==> flow/design.v <==
module ieee754_decoder(
    input mode_fp,               
    input [31:0] fp_a,           
    input [31:0] fp_b,           
    output wire sign_a,          
    output wire sign_b,          
    output reg [7:0] exp_a,      
    output reg [7:0] exp_b,      
    output reg [22:0] mant_a,    
    output reg [22:0] mant_b,    
    output wire is_nan_a,        
    output wire is_nan_b,        
    output wire is_inf_a,        
    output wire is_inf_b,        
    output wire is_zero_a,       
    output wire is_zero_b,       
    output wire is_denorm_a,     
    output wire is_denorm_b      
);
    localparam SP_EXP_MAX = 8'hFF;
    localparam HP_EXP_MAX = 5'h1F;
    localparam SP_EXP_BIAS = 127;
    localparam HP_EXP_BIAS = 15;
    wire [7:0] sp_exp_a, sp_exp_b;
    wire [22:0] sp_mant_a, sp_mant_b;
    assign sign_a = mode_fp ? fp_a[31] : fp_a[15];   
    assign sign_b = mode_fp ? fp_b[31] : fp_b[15];
    assign sp_exp_a = fp_a[30:23];
    assign sp_exp_b = fp_b[30:23];
    assign sp_mant_a = fp_a[22:0];
    assign sp_mant_b = fp_b[22:0];
    wire [4:0] hp_exp_a, hp_exp_b;
    wire [9:0] hp_mant_a, hp_mant_b;
    assign hp_exp_a = fp_a[14:10];   
    assign hp_exp_b = fp_b[14:10];
    assign hp_mant_a = fp_a[9:0];    
    assign hp_mant_b = fp_b[9:0];
    always @(*) begin
        if (mode_fp) begin
            exp_a = sp_exp_a;
            exp_b = sp_exp_b;
            mant_a = sp_mant_a;
            mant_b = sp_mant_b;
        end else begin
            exp_a = (hp_exp_a == 5'b0) ? 8'b0 : (hp_exp_a == 5'h1F) ? 8'hFF : hp_exp_a - HP_EXP_BIAS + SP_EXP_BIAS;
            exp_b = (hp_exp_b == 5'b0) ? 8'b0 : (hp_exp_b == 5'h1F) ? 8'hFF : hp_exp_b - HP_EXP_BIAS + SP_EXP_BIAS;
            mant_a = {hp_mant_a, 13'b0};
            mant_b = {hp_mant_b, 13'b0};
        end
    end
    wire sp_zero_a, sp_denorm_a, sp_inf_a, sp_nan_a;
    wire hp_zero_a, hp_denorm_a, hp_inf_a, hp_nan_a;
    assign sp_zero_a = (sp_exp_a == 8'b0) && (sp_mant_a == 23'b0);
    assign sp_denorm_a = (sp_exp_a == 8'b0) && (sp_mant_a != 23'b0);
    assign sp_inf_a = (sp_exp_a == 8'hFF) && (sp_mant_a == 23'b0);
    assign sp_nan_a = (sp_exp_a == 8'hFF) && (sp_mant_a != 23'b0);
    assign hp_zero_a = (hp_exp_a == 5'b0) && (hp_mant_a == 10'b0);
    assign hp_denorm_a = (hp_exp_a == 5'b0) && (hp_mant_a != 10'b0);
    assign hp_inf_a = (hp_exp_a == 5'h1F) && (hp_mant_a == 10'b0);
    assign hp_nan_a = (hp_exp_a == 5'h1F) && (hp_mant_a != 10'b0);
    wire sp_zero_b, sp_denorm_b, sp_inf_b, sp_nan_b;
    wire hp_zero_b, hp_denorm_b, hp_inf_b, hp_nan_b;
    assign sp_zero_b = (sp_exp_b == 8'b0) && (sp_mant_b == 23'b0);
    assign sp_denorm_b = (sp_exp_b == 8'b0) && (sp_mant_b != 23'b0);
    assign sp_inf_b = (sp_exp_b == 8'hFF) && (sp_mant_b == 23'b0);
    assign sp_nan_b = (sp_exp_b == 8'hFF) && (sp_mant_b != 23'b0);
    assign hp_zero_b = (hp_exp_b == 5'b0) && (hp_mant_b == 10'b0);
    assign hp_denorm_b = (hp_exp_b == 5'b0) && (hp_mant_b != 10'b0);
    assign hp_inf_b = (hp_exp_b == 5'h1F) && (hp_mant_b == 10'b0);
    assign hp_nan_b = (hp_exp_b == 5'h1F) && (hp_mant_b != 10'b0);
    assign is_zero_a = mode_fp ? sp_zero_a : hp_zero_a;
    assign is_zero_b = mode_fp ? sp_zero_b : hp_zero_b;
    assign is_denorm_a = mode_fp ? sp_denorm_a : hp_denorm_a;
    assign is_denorm_b = mode_fp ? sp_denorm_b : hp_denorm_b;
    assign is_inf_a = mode_fp ? sp_inf_a : hp_inf_a;
    assign is_inf_b = mode_fp ? sp_inf_b : hp_inf_b;
    assign is_nan_a = mode_fp ? sp_nan_a : hp_nan_a;
    assign is_nan_b = mode_fp ? sp_nan_b : hp_nan_b;
endmodule
module ieee754_encoder(
    input mode_fp,               
    input sign,                  
    input [7:0] exp,            
    input [22:0] mant,          
    output reg [31:0] fp_result  
);
    localparam SP_EXP_BIAS = 127;
    localparam HP_EXP_BIAS = 15;
    reg [4:0] hp_exp;
    reg [9:0] hp_mant;
    reg [8:0] temp_exp;
    always @(*) begin
        if (mode_fp) begin
            fp_result = {sign, exp, mant};
        end else begin
            if (exp == 8'b0) begin
                hp_exp = 5'b0;  
            end else if (exp == 8'hFF) begin
                hp_exp = 5'h1F;  
            end else begin
                temp_exp = exp - SP_EXP_BIAS + HP_EXP_BIAS;
                if (temp_exp <= 0) begin
                    hp_exp = 5'b0;  
                end else if (temp_exp >= 5'h1F) begin
                    hp_exp = 5'h1F;  
                end else begin
                    hp_exp = temp_exp[4:0];
                end
            end
            hp_mant = mant[22:13];
            fp_result = {16'b0, sign, hp_exp, hp_mant};
        end
    end
endmodule
module fp_adder_subber(
    input clk,
    input rst,
    input mode_fp,               
    input operation,             
    input sign_a,
    input sign_b,
    input [7:0] exp_a,
    input [7:0] exp_b,
    input [22:0] mant_a,
    input [22:0] mant_b,
    input round_mode,
    output reg result_sign,
    output reg [7:0] result_exp,
    output reg [22:0] result_mant,
    output reg overflow,
    output reg underflow,
    output reg inexact
);
    wire effective_sub;           
    wire [7:0] larger_exp, smaller_exp;
    wire [23:0] larger_mant, smaller_mant;   
    wire larger_sign, smaller_sign;
    wire exp_diff_overflow;
    wire [7:0] exp_diff;
    wire [25:0] aligned_smaller_mant;     
    wire [26:0] sum_result;  
    wire [4:0] leading_zeros;
    wire [7:0] normalized_exp;
    wire [22:0] normalized_mant;
    localparam SP_EXP_BIAS = 127;
    localparam HP_EXP_BIAS = 15;
    localparam SP_EXP_MAX = 8'hFF;
    localparam HP_EXP_MAX = 5'h1F;
    assign effective_sub = sign_a ^ sign_b ^ operation;
    wire a_larger = (exp_a > exp_b) || ((exp_a == exp_b) && (mant_a >= mant_b));
    assign larger_exp = a_larger ? exp_a : exp_b;
    assign smaller_exp = a_larger ? exp_b : exp_a;
    assign larger_mant = a_larger ? {1'b1, mant_a} : {1'b1, mant_b};
    assign smaller_mant = a_larger ? {1'b1, mant_b} : {1'b1, mant_a};
    assign larger_sign = a_larger ? sign_a : (sign_b ^ operation);
    assign smaller_sign = a_larger ? (sign_b ^ operation) : sign_a;
    assign {exp_diff_overflow, exp_diff} = larger_exp - smaller_exp;
    assign aligned_smaller_mant = (exp_diff >= 26) ? 26'b0 : ({smaller_mant, 2'b0} >> exp_diff);
    wire [25:0] larger_extended = {larger_mant, 2'b0};
    assign sum_result = effective_sub ? 
                    (larger_extended - aligned_smaller_mant) :
                    (larger_extended + aligned_smaller_mant);
    function [4:0] count_leading_zeros;
        input [26:0] value;
        integer j;
        reg found;
        begin
            count_leading_zeros = 27;
            found = 0;
            for (j = 26; j >= 0; j = j - 1) begin
                if (value[j] && !found) begin
                    count_leading_zeros = 26 - j;
                    found = 1;
                end
            end
        end
    endfunction
    assign leading_zeros = count_leading_zeros(sum_result);
    wire sum_zero = (sum_result == 27'b0);
    wire lz_under = (leading_zeros > larger_exp);
    wire [22:0] lz_mant =
        (leading_zeros == 5'd1)  ? sum_result[23:1] :
        (leading_zeros == 5'd2)  ? sum_result[22:0] :
        (leading_zeros == 5'd3)  ? {sum_result[21:0], 1'b0} :
        (leading_zeros == 5'd4)  ? {sum_result[20:0], 2'b0} :
        (leading_zeros == 5'd5)  ? {sum_result[19:0], 3'b0} :
        (leading_zeros == 5'd6)  ? {sum_result[18:0], 4'b0} :
        (leading_zeros == 5'd7)  ? {sum_result[17:0], 5'b0} :
        (leading_zeros == 5'd8)  ? {sum_result[16:0], 6'b0} :
        (leading_zeros == 5'd9)  ? {sum_result[15:0], 7'b0} :
        (leading_zeros == 5'd10) ? {sum_result[14:0], 8'b0} :
        (leading_zeros == 5'd11) ? {sum_result[13:0], 9'b0} : 23'b0;
    wire n_sign = sum_zero ? 1'b0 : larger_sign;
    wire [7:0] n_exp =
        sum_zero       ? 8'b0 :
        sum_result[26] ? larger_exp + 8'd1 :
        sum_result[25] ? larger_exp :
        sum_result[24] ? larger_exp - 8'd1 :
        lz_under       ? 8'b0 : larger_exp - leading_zeros;
    wire [22:0] n_mant =
        sum_zero       ? 23'b0 :
        sum_result[26] ? sum_result[25:3] :
        sum_result[25] ? sum_result[24:2] :
        sum_result[24] ? sum_result[23:1] :
        lz_under       ? 23'b0 : lz_mant;
    wire n_underflow = !sum_zero && !sum_result[26] && !sum_result[25] && !sum_result[24] && lz_under;
    wire n_inexact =
        sum_zero       ? 1'b0 :
        sum_result[26] ? (sum_result[2:0] != 3'b0) :
        sum_result[25] ? (sum_result[1:0] != 2'b0) :
        sum_result[24] ? sum_result[0] : 1'b0;
    wire sp_ovf = mode_fp && (n_exp >= SP_EXP_MAX);
    wire hp_ovf = !mode_fp && (n_exp >= (HP_EXP_MAX - HP_EXP_BIAS + SP_EXP_BIAS));
    always @(*) begin
        result_sign = n_sign;
        underflow = n_underflow;
        inexact = n_inexact;
        overflow = sp_ovf | hp_ovf;
        result_exp = sp_ovf ? SP_EXP_MAX : hp_ovf ? (HP_EXP_MAX - HP_EXP_BIAS + SP_EXP_BIAS) : n_exp;
        result_mant = (sp_ovf | hp_ovf) ? 23'b0 : n_mant;
    end
endmodule
module fp_multiplier(
    input clk,
    input rst,
    input mode_fp,               
    input sign_a,
    input sign_b,
    input [7:0] exp_a,
    input [7:0] exp_b,
    input [22:0] mant_a,
    input [22:0] mant_b,
    input round_mode,
    output reg result_sign,
    output reg [7:0] result_exp,
    output reg [22:0] result_mant,
    output reg overflow,
    output reg underflow,
    output reg inexact
);
    reg [23:0] mant_a_ext, mant_b_ext;   
    reg [47:0] product;                  
    reg [8:0] exp_sum;                  
    wire signed [9:0] biased_exp;              
    wire signed [9:0] hp_biased_exp;           
    localparam SP_EXP_BIAS = 127;
    localparam HP_EXP_BIAS = 15;
    localparam SP_EXP_MAX = 8'hFF;
    localparam HP_EXP_MAX = 5'h1F;
    reg [47:0] s1_product;
    reg signed [9:0]  s1_exp_sum;
    reg        s1_sign;
    assign biased_exp = s1_product[47] ? s1_exp_sum + 10'sd1 : s1_exp_sum;
    assign hp_biased_exp = biased_exp - SP_EXP_BIAS + HP_EXP_BIAS;
    always @(posedge clk) begin
        if (rst) begin
            result_sign <= 1'b0;
            result_exp <= 8'b0;
            result_mant <= 23'b0;
            overflow <= 1'b0;
            underflow <= 1'b0;
            inexact <= 1'b0;
            mant_a_ext <= 24'b0;
            mant_b_ext <= 24'b0;
            s1_product <= 48'b0;
            s1_exp_sum <= 10'b0;
            s1_sign <= 1'b0;
        end else begin
            mant_a_ext <= {1'b1, mant_a};
            mant_b_ext <= {1'b1, mant_b};
            s1_product <= {1'b1, mant_a} * {1'b1, mant_b};
            s1_exp_sum <= exp_a + exp_b - SP_EXP_BIAS;
            s1_sign <= sign_a ^ sign_b;
            result_sign <= s1_sign;
            overflow <= 1'b0;
            underflow <= 1'b0;
            if (s1_product[47]) begin
                result_mant <= s1_product[46:24];
                inexact <= (s1_product[23:0] != 24'b0);
            end else begin
                result_mant <= s1_product[45:23];
                inexact <= (s1_product[22:0] != 23'b0);
            end
            if (mode_fp) begin
                if (biased_exp <= 0) begin
                    result_exp <= 8'b0;
                    result_mant <= 23'b0;
                    underflow <= 1'b1;
                end else if (biased_exp >= SP_EXP_MAX) begin
                    result_exp <= SP_EXP_MAX;
                    result_mant <= 23'b0;
                    overflow <= 1'b1;
                end else begin
                    result_exp <= biased_exp[7:0];
                end
            end else begin
                if (hp_biased_exp <= 0) begin
                    result_exp <= 8'b0;
                    result_mant <= 23'b0;
                    underflow <= 1'b1;
                end else if (hp_biased_exp >= HP_EXP_MAX) begin
                    result_exp <= 8'hFF;  
                    result_mant <= 23'b0;
                    overflow <= 1'b1;
                end else begin
                    result_exp <= hp_biased_exp - HP_EXP_BIAS + SP_EXP_BIAS;
                end
            end
        end
    end
endmodule
module fp_divider(
    input clk,
    input rst,
    input start,
    input mode_fp,               
    input sign_a,                
    input sign_b,                
    input [7:0] exp_a,           
    input [7:0] exp_b,           
    input [22:0] mant_a,         
    input [22:0] mant_b,         
    input round_mode,
    output reg result_sign,
    output reg [7:0] result_exp,
    output reg [22:0] result_mant,
    output reg overflow,
    output reg underflow,
    output reg inexact,
    output reg ready
);
    reg [23:0] dividend, divisor;        
    reg [47:0] quotient;                
    reg [8:0] exp_diff;                 
    reg [8:0] biased_exp;               
    reg [2:0] div_state;
    localparam DIV_IDLE = 3'b000;
    localparam DIV_SETUP = 3'b001;
    localparam DIV_COMPUTE = 3'b010;
    localparam DIV_NORMALIZE = 3'b011;
    localparam DIV_ROUND = 3'b100;
    localparam DIV_DONE = 3'b101;
    reg [4:0] div_counter;
    reg [48:0] remainder;                
    integer i;
    reg [5:0] shift_amount;
    localparam SP_EXP_BIAS = 127;
    localparam HP_EXP_BIAS = 15;
    localparam SP_EXP_MAX = 8'hFF;
    localparam HP_EXP_MAX = 5'h1F;
    function [5:0] count_quotient_leading_zeros;
        input [47:0] value;
        integer j;
        begin
            count_quotient_leading_zeros = 46;
            for (j = 45; j >= 0; j = j - 1) begin
                if (value[j]) begin
                    count_quotient_leading_zeros = 45 - j;
                    j = -1;  
                end
            end
        end
    endfunction
    always @(posedge clk) begin
        if (rst) begin
            div_state <= DIV_IDLE;
            result_sign <= 1'b0;
            result_exp <= 8'b0;
            result_mant <= 23'b0;
            overflow <= 1'b0;
            underflow <= 1'b0;
            inexact <= 1'b0;
            ready <= 1'b1;
            div_counter <= 5'b0;
            quotient <= 48'b0;
            remainder <= 49'b0;
        end else begin
            case (div_state)
                DIV_IDLE: begin
                    ready <= 1'b1;
                    if (start) begin
                        ready <= 1'b0;
                        div_state <= DIV_SETUP;
                        result_sign <= sign_a ^ sign_b;
                        dividend <= {1'b1, mant_a};
                        divisor <= {1'b1, mant_b};
                        exp_diff <= exp_a - exp_b + SP_EXP_BIAS;
                        quotient <= 48'b0;
                        remainder <= {1'b0, {1'b1, mant_a}, 24'b0};  
                        div_counter <= 5'd24;  
                    end
                end
                DIV_SETUP: begin
                    div_state <= DIV_COMPUTE;
                end
                DIV_COMPUTE: begin
                    if (div_counter > 0) begin
                        if (remainder[48:24] >= {1'b0, divisor}) begin
                            remainder <= (remainder - {1'b0, divisor, 24'b0}) << 1;
                            quotient <= (quotient << 1) | 1'b1;
                        end else begin
                            remainder <= remainder << 1;
                            quotient <= quotient << 1;
                        end
                        div_counter <= div_counter - 1;
                    end else begin
                        div_state <= DIV_NORMALIZE;
                    end
                end
                DIV_NORMALIZE: begin
                    if (quotient[23]) begin
                        result_mant <= quotient[22:0];
                        biased_exp <= exp_diff;
                        inexact <= (remainder != 49'b0);
                    end else if (quotient[22]) begin
                        result_mant <= {quotient[21:0], 1'b0};
                        biased_exp <= exp_diff - 1;
                        inexact <= (remainder != 49'b0);
                    end else if (quotient[21]) begin
                        result_mant <= {quotient[20:0], 2'b0};
                        biased_exp <= exp_diff - 2;
                        inexact <= (remainder != 49'b0);
                    end else begin
                        result_mant <= 23'b0;
                        biased_exp <= 9'b0;
                        underflow <= 1'b1;
                    end
                    div_state <= DIV_ROUND;
                end
                DIV_ROUND: begin
                    if (mode_fp) begin
                        if (biased_exp <= 0) begin
                            result_exp <= 8'b0;
                            underflow <= 1'b1;
                        end else if (biased_exp >= SP_EXP_MAX) begin
                            result_exp <= SP_EXP_MAX;
                            overflow <= 1'b1;
                        end else begin
                            result_exp <= biased_exp[7:0];
                        end
                    end else begin
                        if ((biased_exp - SP_EXP_BIAS + HP_EXP_BIAS) <= 0) begin
                            result_exp <= 8'b0;
                            underflow <= 1'b1;
                        end else if ((biased_exp - SP_EXP_BIAS + HP_EXP_BIAS) >= HP_EXP_MAX) begin
                            result_exp <= 8'hFF;  
                            overflow <= 1'b1;
                        end else begin
                            result_exp <= (biased_exp - SP_EXP_BIAS + HP_EXP_BIAS) - HP_EXP_BIAS + SP_EXP_BIAS;
                        end
                    end
                    div_state <= DIV_DONE;
                end
                DIV_DONE: begin
                    ready <= 1'b1;
                    if (!start) begin
                        div_state <= DIV_IDLE;
                        overflow <= 1'b0;
                        underflow <= 1'b0;
                        inexact <= 1'b0;
                    end
                end
                default: div_state <= DIV_IDLE;
            endcase
        end
    end
endmodule
`timescale 1ns / 1ps
module alu(
    input clk,
    input rst,
    input [31:0] op_a,         
    input [31:0] op_b,         
    input [2:0] op_code,       
    input mode_fp,             
    input round_mode,          
    input start,               
    output reg [31:0] result,  
    output reg valid_out,      
    output reg [4:0] flags     
);
    localparam OP_ADD = 3'b000;   
    localparam OP_SUB = 3'b001;   
    localparam OP_MUL = 3'b010;   
    localparam OP_DIV = 3'b011;   
    localparam SP_SIGN_POS = 31;
    localparam SP_EXP_MSB = 30;
    localparam SP_EXP_LSB = 23;
    localparam SP_MANT_MSB = 22;
    localparam SP_MANT_LSB = 0;
    localparam SP_EXP_BIAS = 127;
    localparam SP_EXP_WIDTH = 8;
    localparam SP_MANT_WIDTH = 23;
    localparam HP_SIGN_POS = 15;
    localparam HP_EXP_MSB = 14;
    localparam HP_EXP_LSB = 10;
    localparam HP_MANT_MSB = 9;
    localparam HP_MANT_LSB = 0;
    localparam HP_EXP_BIAS = 15;
    localparam HP_EXP_WIDTH = 5;
    localparam HP_MANT_WIDTH = 10;
    wire sign_a, sign_b, result_sign;
    wire [7:0] exp_a, exp_b;
    wire [22:0] mant_a, mant_b;
    wire [7:0] result_exp;
    wire [22:0] result_mant;
    wire [31:0] encoded_result;
    wire is_nan_a, is_nan_b, is_inf_a, is_inf_b, is_zero_a, is_zero_b;
    wire is_denorm_a, is_denorm_b;
    reg [2:0] state;
    localparam IDLE = 3'b000;
    localparam DECODE = 3'b001;
    localparam COMPUTE = 3'b010;
    localparam NORMALIZE = 3'b011;
    localparam ENCODE = 3'b100;
    localparam DONE = 3'b101;
    reg [31:0] temp_a, temp_b;
    reg [2:0] current_op;
    reg current_mode;
    reg current_round_mode;
    reg [1:0] mul_counter;
    ieee754_decoder decoder_inst (
        .mode_fp(current_mode),
        .fp_a(temp_a),
        .fp_b(temp_b),
        .sign_a(sign_a),
        .sign_b(sign_b),
        .exp_a(exp_a),
        .exp_b(exp_b),
        .mant_a(mant_a),
        .mant_b(mant_b),
        .is_nan_a(is_nan_a),
        .is_nan_b(is_nan_b),
        .is_inf_a(is_inf_a),
        .is_inf_b(is_inf_b),
        .is_zero_a(is_zero_a),
        .is_zero_b(is_zero_b),
        .is_denorm_a(is_denorm_a),
        .is_denorm_b(is_denorm_b)
    );
    wire add_overflow, add_underflow, add_inexact;
    wire add_result_sign;
    wire [7:0] add_result_exp;
    wire [22:0] add_result_mant;
    fp_adder_subber adder_sub_inst (
        .clk(clk),
        .rst(rst),
        .mode_fp(current_mode),
        .operation(current_op[0]),  
        .sign_a(sign_a),
        .sign_b(sign_b),
        .exp_a(exp_a),
        .exp_b(exp_b),
        .mant_a(mant_a),
        .mant_b(mant_b),
        .round_mode(current_round_mode),
        .result_sign(add_result_sign),
        .result_exp(add_result_exp),
        .result_mant(add_result_mant),
        .overflow(add_overflow),
        .underflow(add_underflow),
        .inexact(add_inexact)
    );
    wire mul_overflow, mul_underflow, mul_inexact;
    wire mul_result_sign;
    wire [7:0] mul_result_exp;
    wire [22:0] mul_result_mant;
    fp_multiplier multiplier_inst (
        .clk(clk),
        .rst(rst),
        .mode_fp(current_mode),
        .sign_a(sign_a),
        .sign_b(sign_b),
        .exp_a(exp_a),
        .exp_b(exp_b),
        .mant_a(mant_a),
        .mant_b(mant_b),
        .round_mode(current_round_mode),
        .result_sign(mul_result_sign),
        .result_exp(mul_result_exp),
        .result_mant(mul_result_mant),
        .overflow(mul_overflow),
        .underflow(mul_underflow),
        .inexact(mul_inexact)
    );
    wire div_overflow, div_underflow, div_inexact, div_ready;
    wire div_result_sign;
    wire [7:0] div_result_exp;
    wire [22:0] div_result_mant;
    fp_divider divider_inst (
        .clk(clk),
        .rst(rst),
        .start((state == COMPUTE) && (current_op == OP_DIV) && !(is_nan_a || is_nan_b || is_inf_a || is_inf_b || is_zero_b)),
        .mode_fp(current_mode),
        .sign_a(sign_a),
        .sign_b(sign_b),
        .exp_a(exp_a),
        .exp_b(exp_b),
        .mant_a(mant_a),
        .mant_b(mant_b),
        .round_mode(current_round_mode),
        .result_sign(div_result_sign),
        .result_exp(div_result_exp),
        .result_mant(div_result_mant),
        .overflow(div_overflow),
        .underflow(div_underflow),
        .inexact(div_inexact),
        .ready(div_ready)
    );
    reg final_result_sign;
    reg [7:0] final_result_exp;
    reg [22:0] final_result_mant;
    reg final_overflow, final_underflow, final_inexact;
    always @(*) begin
        case (current_op)
            OP_ADD, OP_SUB: begin
                final_result_sign = add_result_sign;
                final_result_exp = add_result_exp;
                final_result_mant = add_result_mant;
                final_overflow = add_overflow;
                final_underflow = add_underflow;
                final_inexact = add_inexact;
            end
            OP_MUL: begin
                final_result_sign = mul_result_sign;
                final_result_exp = mul_result_exp;
                final_result_mant = mul_result_mant;
                final_overflow = mul_overflow;
                final_underflow = mul_underflow;
                final_inexact = mul_inexact;
            end
            OP_DIV: begin
                final_result_sign = div_result_sign;
                final_result_exp = div_result_exp;
                final_result_mant = div_result_mant;
                final_overflow = div_overflow;
                final_underflow = div_underflow;
                final_inexact = div_inexact;
            end
            default: begin
                final_result_sign = 1'b0;
                final_result_exp = 8'b0;
                final_result_mant = 23'b0;
                final_overflow = 1'b0;
                final_underflow = 1'b0;
                final_inexact = 1'b0;
            end
        endcase
    end
    ieee754_encoder encoder_inst (
        .mode_fp(current_mode),
        .sign(final_result_sign),
        .exp(final_result_exp),
        .mant(final_result_mant),
        .fp_result(encoded_result)
    );
    always @(posedge clk) begin
        if (rst) begin
            state <= IDLE;
            result <= 32'b0;
            valid_out <= 1'b0;
            flags <= 5'b0;
            mul_counter <= 2'b0;
        end else begin
            case (state)
                IDLE: begin
                    valid_out <= 1'b0;
                    if (start) begin
                        temp_a <= op_a;
                        temp_b <= op_b;
                        current_op <= op_code;
                        current_mode <= mode_fp;
                        current_round_mode <= round_mode;
                        state <= DECODE;
                    end
                end
                DECODE: begin
                    state <= COMPUTE;
                end
                COMPUTE: begin
                    if (is_nan_a || is_nan_b) begin
                        if (current_mode)  
                            result <= 32'h7FC00000;  
                        else  
                            result <= {16'h0, 16'h7E00};  
                        flags <= 5'b10000;  
                        state <= DONE;
                    end else if (is_inf_a || is_inf_b) begin
                        case (current_op)
                            OP_ADD, OP_SUB: begin
                                if (is_inf_a && is_inf_b && (sign_a ^ sign_b ^ current_op[0])) begin
                                    if (current_mode)
                                        result <= 32'h7FC00000;
                                    else
                                        result <= {16'h0, 16'h7E00};
                                    flags <= 5'b10000;  
                                end else begin
                                    flags <= 5'b0;
                                    if (current_mode)
                                        result <= is_inf_a ? temp_a : temp_b;
                                    else
                                        result <= is_inf_a ? temp_a : temp_b;
                                end
                            end
                            OP_MUL: begin
                                if (is_zero_a || is_zero_b) begin
                                    if (current_mode)
                                        result <= 32'h7FC00000;
                                    else
                                        result <= {16'h0, 16'h7E00};
                                    flags <= 5'b10000;  
                                end else begin
                                    flags <= 5'b0;
                                    if (current_mode)
                                        result <= {sign_a ^ sign_b, 8'hFF, 23'b0};
                                    else
                                        result <= {16'b0, sign_a ^ sign_b, 5'h1F, 10'b0};
                                end
                            end
                            OP_DIV: begin
                                if (is_inf_a && is_inf_b) begin
                                    if (current_mode)
                                        result <= 32'h7FC00000;
                                    else
                                        result <= {16'h0, 16'h7E00};
                                    flags <= 5'b10000;  
                                end else if (is_inf_a) begin
                                    flags <= 5'b0;
                                    if (current_mode)
                                        result <= {sign_a ^ sign_b, 8'hFF, 23'b0};
                                    else
                                        result <= {16'b0, sign_a ^ sign_b, 5'h1F, 10'b0};
                                end else begin
                                    flags <= 5'b0;
                                    if (current_mode)
                                        result <= {sign_a ^ sign_b, 31'b0};
                                    else
                                        result <= {16'b0, sign_a ^ sign_b, 15'b0};
                                end
                            end
                        endcase
                        state <= DONE;
                    end else if (is_zero_b && current_op == OP_DIV) begin
                        if (is_zero_a) begin
                            if (current_mode)
                                result <= 32'h7FC00000;
                            else
                                result <= {16'h0, 16'h7E00};
                            flags <= 5'b10000;  
                        end else begin
                            if (current_mode)
                                result <= {sign_a ^ sign_b, 8'hFF, 23'b0};
                            else
                                result <= {16'b0, sign_a ^ sign_b, 5'h1F, 10'b0};
                            flags <= 5'b01000;  
                        end
                        state <= DONE;
                    end else if ((is_zero_a || is_zero_b) && current_op == OP_MUL) begin
                        if (current_mode)
                            result <= {sign_a ^ sign_b, 31'b0};  
                        else
                            result <= {16'b0, sign_a ^ sign_b, 15'b0};  
                        flags <= 5'b0;  
                        state <= DONE;
                    end else begin
                        if (current_op == OP_MUL) begin
                            mul_counter <= 2'd2;
                        end
                        state <= NORMALIZE;
                    end
                end
                NORMALIZE: begin
                    if (final_overflow) begin
                        if (current_mode)  
                            result <= {final_result_sign, 8'hFF, 23'b0};  
                        else  
                            result <= {16'b0, final_result_sign, 5'h1F, 10'b0};  
                        flags[4] <= 1'b0;  
                        flags[3] <= 1'b0;  
                        flags[2] <= 1'b1;  
                        flags[1] <= 1'b0;  
                        flags[0] <= final_inexact;  
                        state <= DONE;
                    end else if (final_underflow) begin
                        if (current_mode)
                            result <= {final_result_sign, 31'b0};  
                        else
                            result <= {16'b0, final_result_sign, 15'b0};  
                        flags[4] <= 1'b0;  
                        flags[3] <= 1'b0;  
                        flags[2] <= 1'b0;  
                        flags[1] <= 1'b1;  
                        flags[0] <= final_inexact;  
                        state <= DONE;
                    end else begin
                        flags[4] <= 1'b0;  
                        flags[3] <= 1'b0;  
                        flags[2] <= final_overflow;    
                        flags[1] <= final_underflow;   
                        flags[0] <= final_inexact;     
                        if (current_op == OP_DIV) begin
                            if (div_ready) begin
                                state <= ENCODE;
                            end
                        end else if (current_op == OP_MUL) begin
                            if (mul_counter == 0) begin
                                state <= ENCODE;
                            end else begin
                                mul_counter <= mul_counter - 1;
                            end
                        end else begin
                            state <= ENCODE;
                        end
                    end
                end
                ENCODE: begin
                    result <= encoded_result;
                    state <= DONE;
                end
                DONE: begin
                    valid_out <= 1'b1;
                    if (!start) begin
                        state <= IDLE;
                    end
                end
                default: state <= IDLE;
            endcase
        end
    end
endmodule
Reports on alu
Tool output for the design above, in the order of the flow.
Line numbers count from 1 in the design file above.
Library cell names are shortened.
Not given: -

design
  top module = alu
  clock port = clk
  standard-cell library = sky130hd
  corner = tt_025C_1v80

Elaborated design
Source: Yosys, flattened and elaborated, memories not mapped. Widths are those after wreduce. Registers that Yosys merges into a memory's read port (data or address) are not register bits. Print and check cells do not count. Equal cells are merged and count once.

operators by class
  add/subtract/negate cells = 30
  multipliers = 1
  magnitude comparators = 18
  equality and inequality tests = 62
  shift-type cells = 1
  multiplexer cells = 252
  bitwise logic cells = 5
  reductions and logical operators = 137

operators with widths
  cell                                                                     count
  24-bit by 24-bit multiplier with 48-bit output                           1
  23-bit two-way mux                                                       30
  32-bit two-way mux                                                       17
  8-bit two-way mux                                                        25
  32-bit case mux with 3-bit select                                        2
  5-bit two-way mux                                                        33
  49-bit two-way mux                                                       3
  49-bit case mux with 2-bit select                                        1
  1-bit two-way mux                                                        85
  23-bit nonzero test                                                      3
  23-bit case mux with 3-bit select                                        1
  1-bit logical AND                                                        51
  49-bit nonzero test                                                      1
  48-bit subtractor                                                        1
  24-bit case mux with 2-bit select                                        1
  24-bit two-way mux                                                       2
  23-bit logical NOT                                                       2
  3-bit two-way mux                                                        15
  3-bit case mux with 6-bit select                                         2
  1-bit logical NOT                                                        32
  2-bit != test (second input constant)                                    16
  32-bit by 1-bit <= comparator with 1-bit output (second input constant)  1
  32-bit by 4-bit adder with 32-bit output (second input constant)         1
  32-bit by 5-bit >= comparator with 1-bit output (second input constant)  1
  31-bit two-way mux                                                       1
  26-bit by 26-bit adder with 27-bit output                                1
  26-bit by 26-bit subtractor with 27-bit output                           1
  27-bit logical NOT                                                       1

Other operator kinds: 88; their cells: 175.

storage and ports
  register bits = 363
  input port bits = 72
  output and inout bits = 38
  elaborated cells = 542

Depth
Yosys ltp: most cells in a row. Word level: on the elaborated netlist, between registers, memories and ports. Mapped: between sequential cells and ports; inverters and the memories' decode and read muxes count.

logic depth
  depth after elaboration = 114
  ABC_AREA = 0
  depth in mapped cells = 80
  mapped depth without buffers = 70

Mapped cells and area
Yosys stat after the flow's synthesis: flattened, memories mapped to cells. It holds for the ABC_AREA given above (unset counts as 0); a run with the other value may have another netlist.

cell types
  type      count
  fa_1      490
  dfxtp_1   236
  ha_1      351
  edfxtp_1  109
  inv_1     682
  nand2_1   640
  nor2_1    515
  mux2i_1   163
  a21oi_1   313
  o21ai_0   264
  and3_1    192
  clkbuf_1  288
  xnor2_1   95
  xor2_1    62
  nand3_1   95
  o22ai_1   65
  a21o_1    52
  nor3_1    69

Not listed: further types 95, cells in them 861.

mapped netlist
  cell count = 5542
  chip area (Yosys) = 45661.3 sq um
  area of sequential cells = 7997.7 sq um
  flip-flop cells = 345
  buffer cells = 331

The figures by module come from a second, unflattened synthesis with its own total; it is not the netlist above.

unflattened totals
  cell total of the unflattened synthesis = 5837
  area (unflattened synthesis) = 48565.3 sq um

Each row is one instance without its submodules.

by module
  module           times used  cells  area (sq um)
  fp_multiplier    1           2485   22333.9
  fp_adder_subber  1           1614   10402.5
  fp_divider       1           941    8106.5
  alu              1           519    5844.4
  ieee754_decoder  1           209    1367.6
  ieee754_encoder  1           69     510.5

Worst setup path after synthesis
Source: OpenSTA report_checks on the synthesized netlist (no wires, ideal clock, input and output delay 20% of the period each), path of least setup slack; recovery checks are left aside. Register names are those of the netlist, which keeps one name where synthesis merged equal registers.

path after synthesis
  path kind = reg-to-reg
  start point = reg current_mode
  end point = reg result[13]
  period = 15.2 ns
  setup time = 0.130 ns
  launch time at the first pin = 0.000 ns
  data arrival time = 15.717 ns
  slack = -0.647 ns
  delay of the path = 15.847 ns
  driving pins on the path = 79
  synthesis period reached = 15.847 ns

"delay of the path" is the arrival time less input delay plus setup time.
"driving pins on the path" counts driving pins, that of a launching flip-flop among them; a cell with two outputs on the path counts twice.
"synthesis period reached" is the clock period less the worst setup slack; recovery checks do not enter. This is arithmetic on one report: input and output delays are still those of the set period (20% each).
Between the ends stands the longest chain of elaborated cells between them, by number of cells; it is not shown to be the way that was timed. Of several equally long chains one is given.
Each line given opens the expression or statement behind the cell; cells for indexed reads and writes are added by Yosys, which also makes memories of some case tables.
At most two assigning lines are given for a register; there are more.

between the ends, after synthesis
  path through = edfxtp_1 buf_2 buf_2 buf_2 buf_1 buf_2 buf_2 nor2_1 a22oi_1 inv_1 ha_1 or4b_1 or4_1 or4_1 nand3_1 nor2_1 clkbuf_1 clkbuf_1 (+43 left out) fa_1 nor2b_1 o21ai_0 nand3_1 nor2_1 nor2_1 o31ai_2 or3_1 a21oi_1 and3_4 nand3_2 o31a_4 a21boi_4 nand2b_4 buf_6 o22ai_2 a221oi_2 o32ai_1
  cells in the longest elaborated chain = 110

RTL lines, path after synthesis
  item                                            RTL line  source
  start: declaration                              519       reg current_mode;
  start: assignment                               672       current_mode <= mode_fp;
  23-bit two-way mux                              39        if (mode_fp) begin
  23-bit >= comparator                            150       wire a_larger = (exp_a > exp_b) || ((exp_a == exp_b) && (mant_a >= mant_b));
  1-bit logical AND                               150
  1-bit logical OR                                150
  8-bit two-way mux                               151       assign larger_exp = a_larger ? exp_a : exp_b;
  8-bit subtractor                                157       assign {exp_diff_overflow, exp_diff} = larger_exp - smaller_exp;
  8-bit by 5-bit >= comparator with 1-bit output  158       assign aligned_smaller_mant = (exp_diff >= 26) ? 26'b0 : ({smaller_mant, 2'b0} >> exp_diff);
  (+96 left out)                                  -
  23-bit two-way mux                              203       sum_result[25] ? sum_result[24:2] :
  23-bit two-way mux                              202       sum_result[26] ? sum_result[25:3] :
  23-bit two-way mux                              201       sum_zero       ? 23'b0 :
  23-bit two-way mux                              220       result_mant = (sp_ovf | hp_ovf) ? 23'b0 : n_mant;
  23-bit case mux with 3-bit select               615       case (current_op)
  32-bit two-way mux                              93        if (mode_fp) begin
  32-bit case mux with 3-bit select               665       case (state)
  end: assignment                                 685       result <= {16'h0, 16'h7E00};
  end: assignment                                 695       result <= {16'h0, 16'h7E00};
  end: declaration                                478       output reg [31:0] result,

Path in the finished layout
Path of least setup slack in the final report of run 2 (OpenROAD, finished layout, wires in). Where an end is a register, its clock arrival counts in the times.

path after layout
  path kind = reg-to-reg
  start point = reg temp_b[11]
  end point = reg result[14]
  period = 14.7 ns
  setup time = 0.07 ns
  launch time at the first pin = 0.66 ns
  data arrival time = 15.85 ns
  slack = -0.58 ns
  driving pins on the path = 73

Between the ends stands the longest chain of elaborated cells between them, by number of cells; it is not shown to be the way that was timed. Of several equally long chains one is given.
At most two assigning lines are given for a register; there are more.

between the ends, after layout
  path through = edfxtp_1 buf_4 ha_1 and3_1 ha_1 o2111ai_1 a21oi_1 o31ai_1 buf_4 ha_1 or4b_4 or4_1 or4_4 nand3_2 nor2_4 nor2_1 nor2_1 ha_1 (+37 left out) fa_1 nor2b_1 o21ai_0 nand3_1 nor2_1 nor2_2 o31ai_4 or3_1 a21oi_2 and3_4 nand3_2 o31a_4 a21boi_4 buf_4 o31ai_2 a311oi_2 o2111ai_1 a21oi_1
  cells in the longest elaborated chain = 114

RTL lines, path after layout
  item                                         RTL line  source
  start: declaration                           517       reg [31:0] temp_a, temp_b;
  start: assignment                            670       temp_b <= op_b;
  5-bit by 4-bit subtractor with 6-bit output  46        exp_b = (hp_exp_b == 5'b0) ? 8'b0 : (hp_exp_b == 5'h1F) ? 8'hFF : hp_exp_b - HP_EXP_BIAS + SP_EXP_BIAS;
  8-bit by 7-bit adder with 8-bit output       46
  8-bit two-way mux (2 in a row)               46
  8-bit two-way mux                            39        if (mode_fp) begin
  8-bit == test                                150       wire a_larger = (exp_a > exp_b) || ((exp_a == exp_b) && (mant_a >= mant_b));
  1-bit logical AND                            150
  1-bit logical OR                             150
  (+99 left out)                               -
  23-bit two-way mux                           203       sum_result[25] ? sum_result[24:2] :
  23-bit two-way mux                           202       sum_result[26] ? sum_result[25:3] :
  23-bit two-way mux                           201       sum_zero       ? 23'b0 :
  23-bit two-way mux                           220       result_mant = (sp_ovf | hp_ovf) ? 23'b0 : n_mant;
  23-bit case mux with 3-bit select            615       case (current_op)
  32-bit two-way mux                           93        if (mode_fp) begin
  32-bit case mux with 3-bit select            665       case (state)
  end: assignment                              685       result <= {16'h0, 16'h7E00};
  end: assignment                              695       result <= {16'h0, 16'h7E00};
  end: declaration                             478       output reg [31:0] result,

Subject: flow runs of alu

Hi,

Flow measurements of alu on sky130hd: 5 stored runs with different settings, listed in no order. Input and output delays are each 20% of the period that was set; the output load is 0.01 pF.
"period reached": clock period set for the run, less the worst setup slack. It is reckoned from that one timing run; input and output delays stay at 20% of the period that was set.
"time on the worst setup path" is the time allowed to the run's worst setup path (the clock period less input and output delay, where it has them) less its slack. Clock arrival times count: a late capture clock shortens it, a late launch clock lengthens it.
"total power of the final layout": no workload was simulated; the value follows from the tool's default switching activity.
Settings: - = not set for that run.
A result given as - is not shown for that run.

item                                     run 1  run 2       run 3       run 4       run 5
ABC_AREA                                 0      -           0           -           -
CAP_MARGIN                               20     20          20          20          20
CELL_PAD_IN_SITES_GLOBAL_PLACEMENT       3      -           -           -           -
CORE_ASPECT_RATIO                        0.55   -           1.13        -           -
CORE_UTILIZATION                         23     35          54          35          35
CTS_CLUSTER_SIZE                         17     -           43          -           -
GPL_ROUTABILITY_DRIVEN                   0      -           1           0           1
HOLD_SLACK_MARGIN                        0.29   -           -           -           -
MIN_ROUTING_LAYER                        met2   -           met1        -           -
PLACE_DENSITY_LB_ADDON                   0.24   -           -           -           -
SETUP_SLACK_MARGIN                       2.39   -1.17       -           1.93        -1.27
period_ns                                8.41   14.7        18.2        15.2        15.2
CORE_MARGIN                              2      2           10          3           3
SLEW_MARGIN                              20     20          0           20          20
CTS_CLUSTER_DIAMETER                     -      -           26          -           -
GPL_TIMING_DRIVEN                        -      -           0           -           -
MAX_ROUTING_LAYER                        -      -           met5        -           -
PLACE_DENSITY                            -      -           0.93        -           0.91
TNS_END_PERCENT                          -      -           45          -           -
area of the die (sq um)                  -      133367.0    96610.2     134832.0    134832.0
synthesis area (sq um)                   -      45661.3     45661.3     45661.3     45661.3
sum of negative setup slack (ns)         -      -17.616     0.000       0.000       -8.988
total power of the final layout (mW)     -      8.056       7.414       7.701       7.857
post-layout utilization                  -      0.422       0.614       0.416       0.415
setup slack of the critical path (ns)    -      -0.582      0.647       0.547       -0.375
period reached (ns)                      -      15.282      17.553      14.653      15.575
standard-cell area after layout (sq um)  -      54583.6     51562.0     53432.5     53322.4
worst hold slack after layout (ns)       -      0.439       0.462       0.435       0.447
time on the worst setup path (ns)        -      15.28       17.55       14.65       15.58
worst setup path type                    -      reg-to-reg  reg-to-reg  reg-to-reg  reg-to-reg

Run 1: stopped before the end: routing reported GRT-0232

Regards
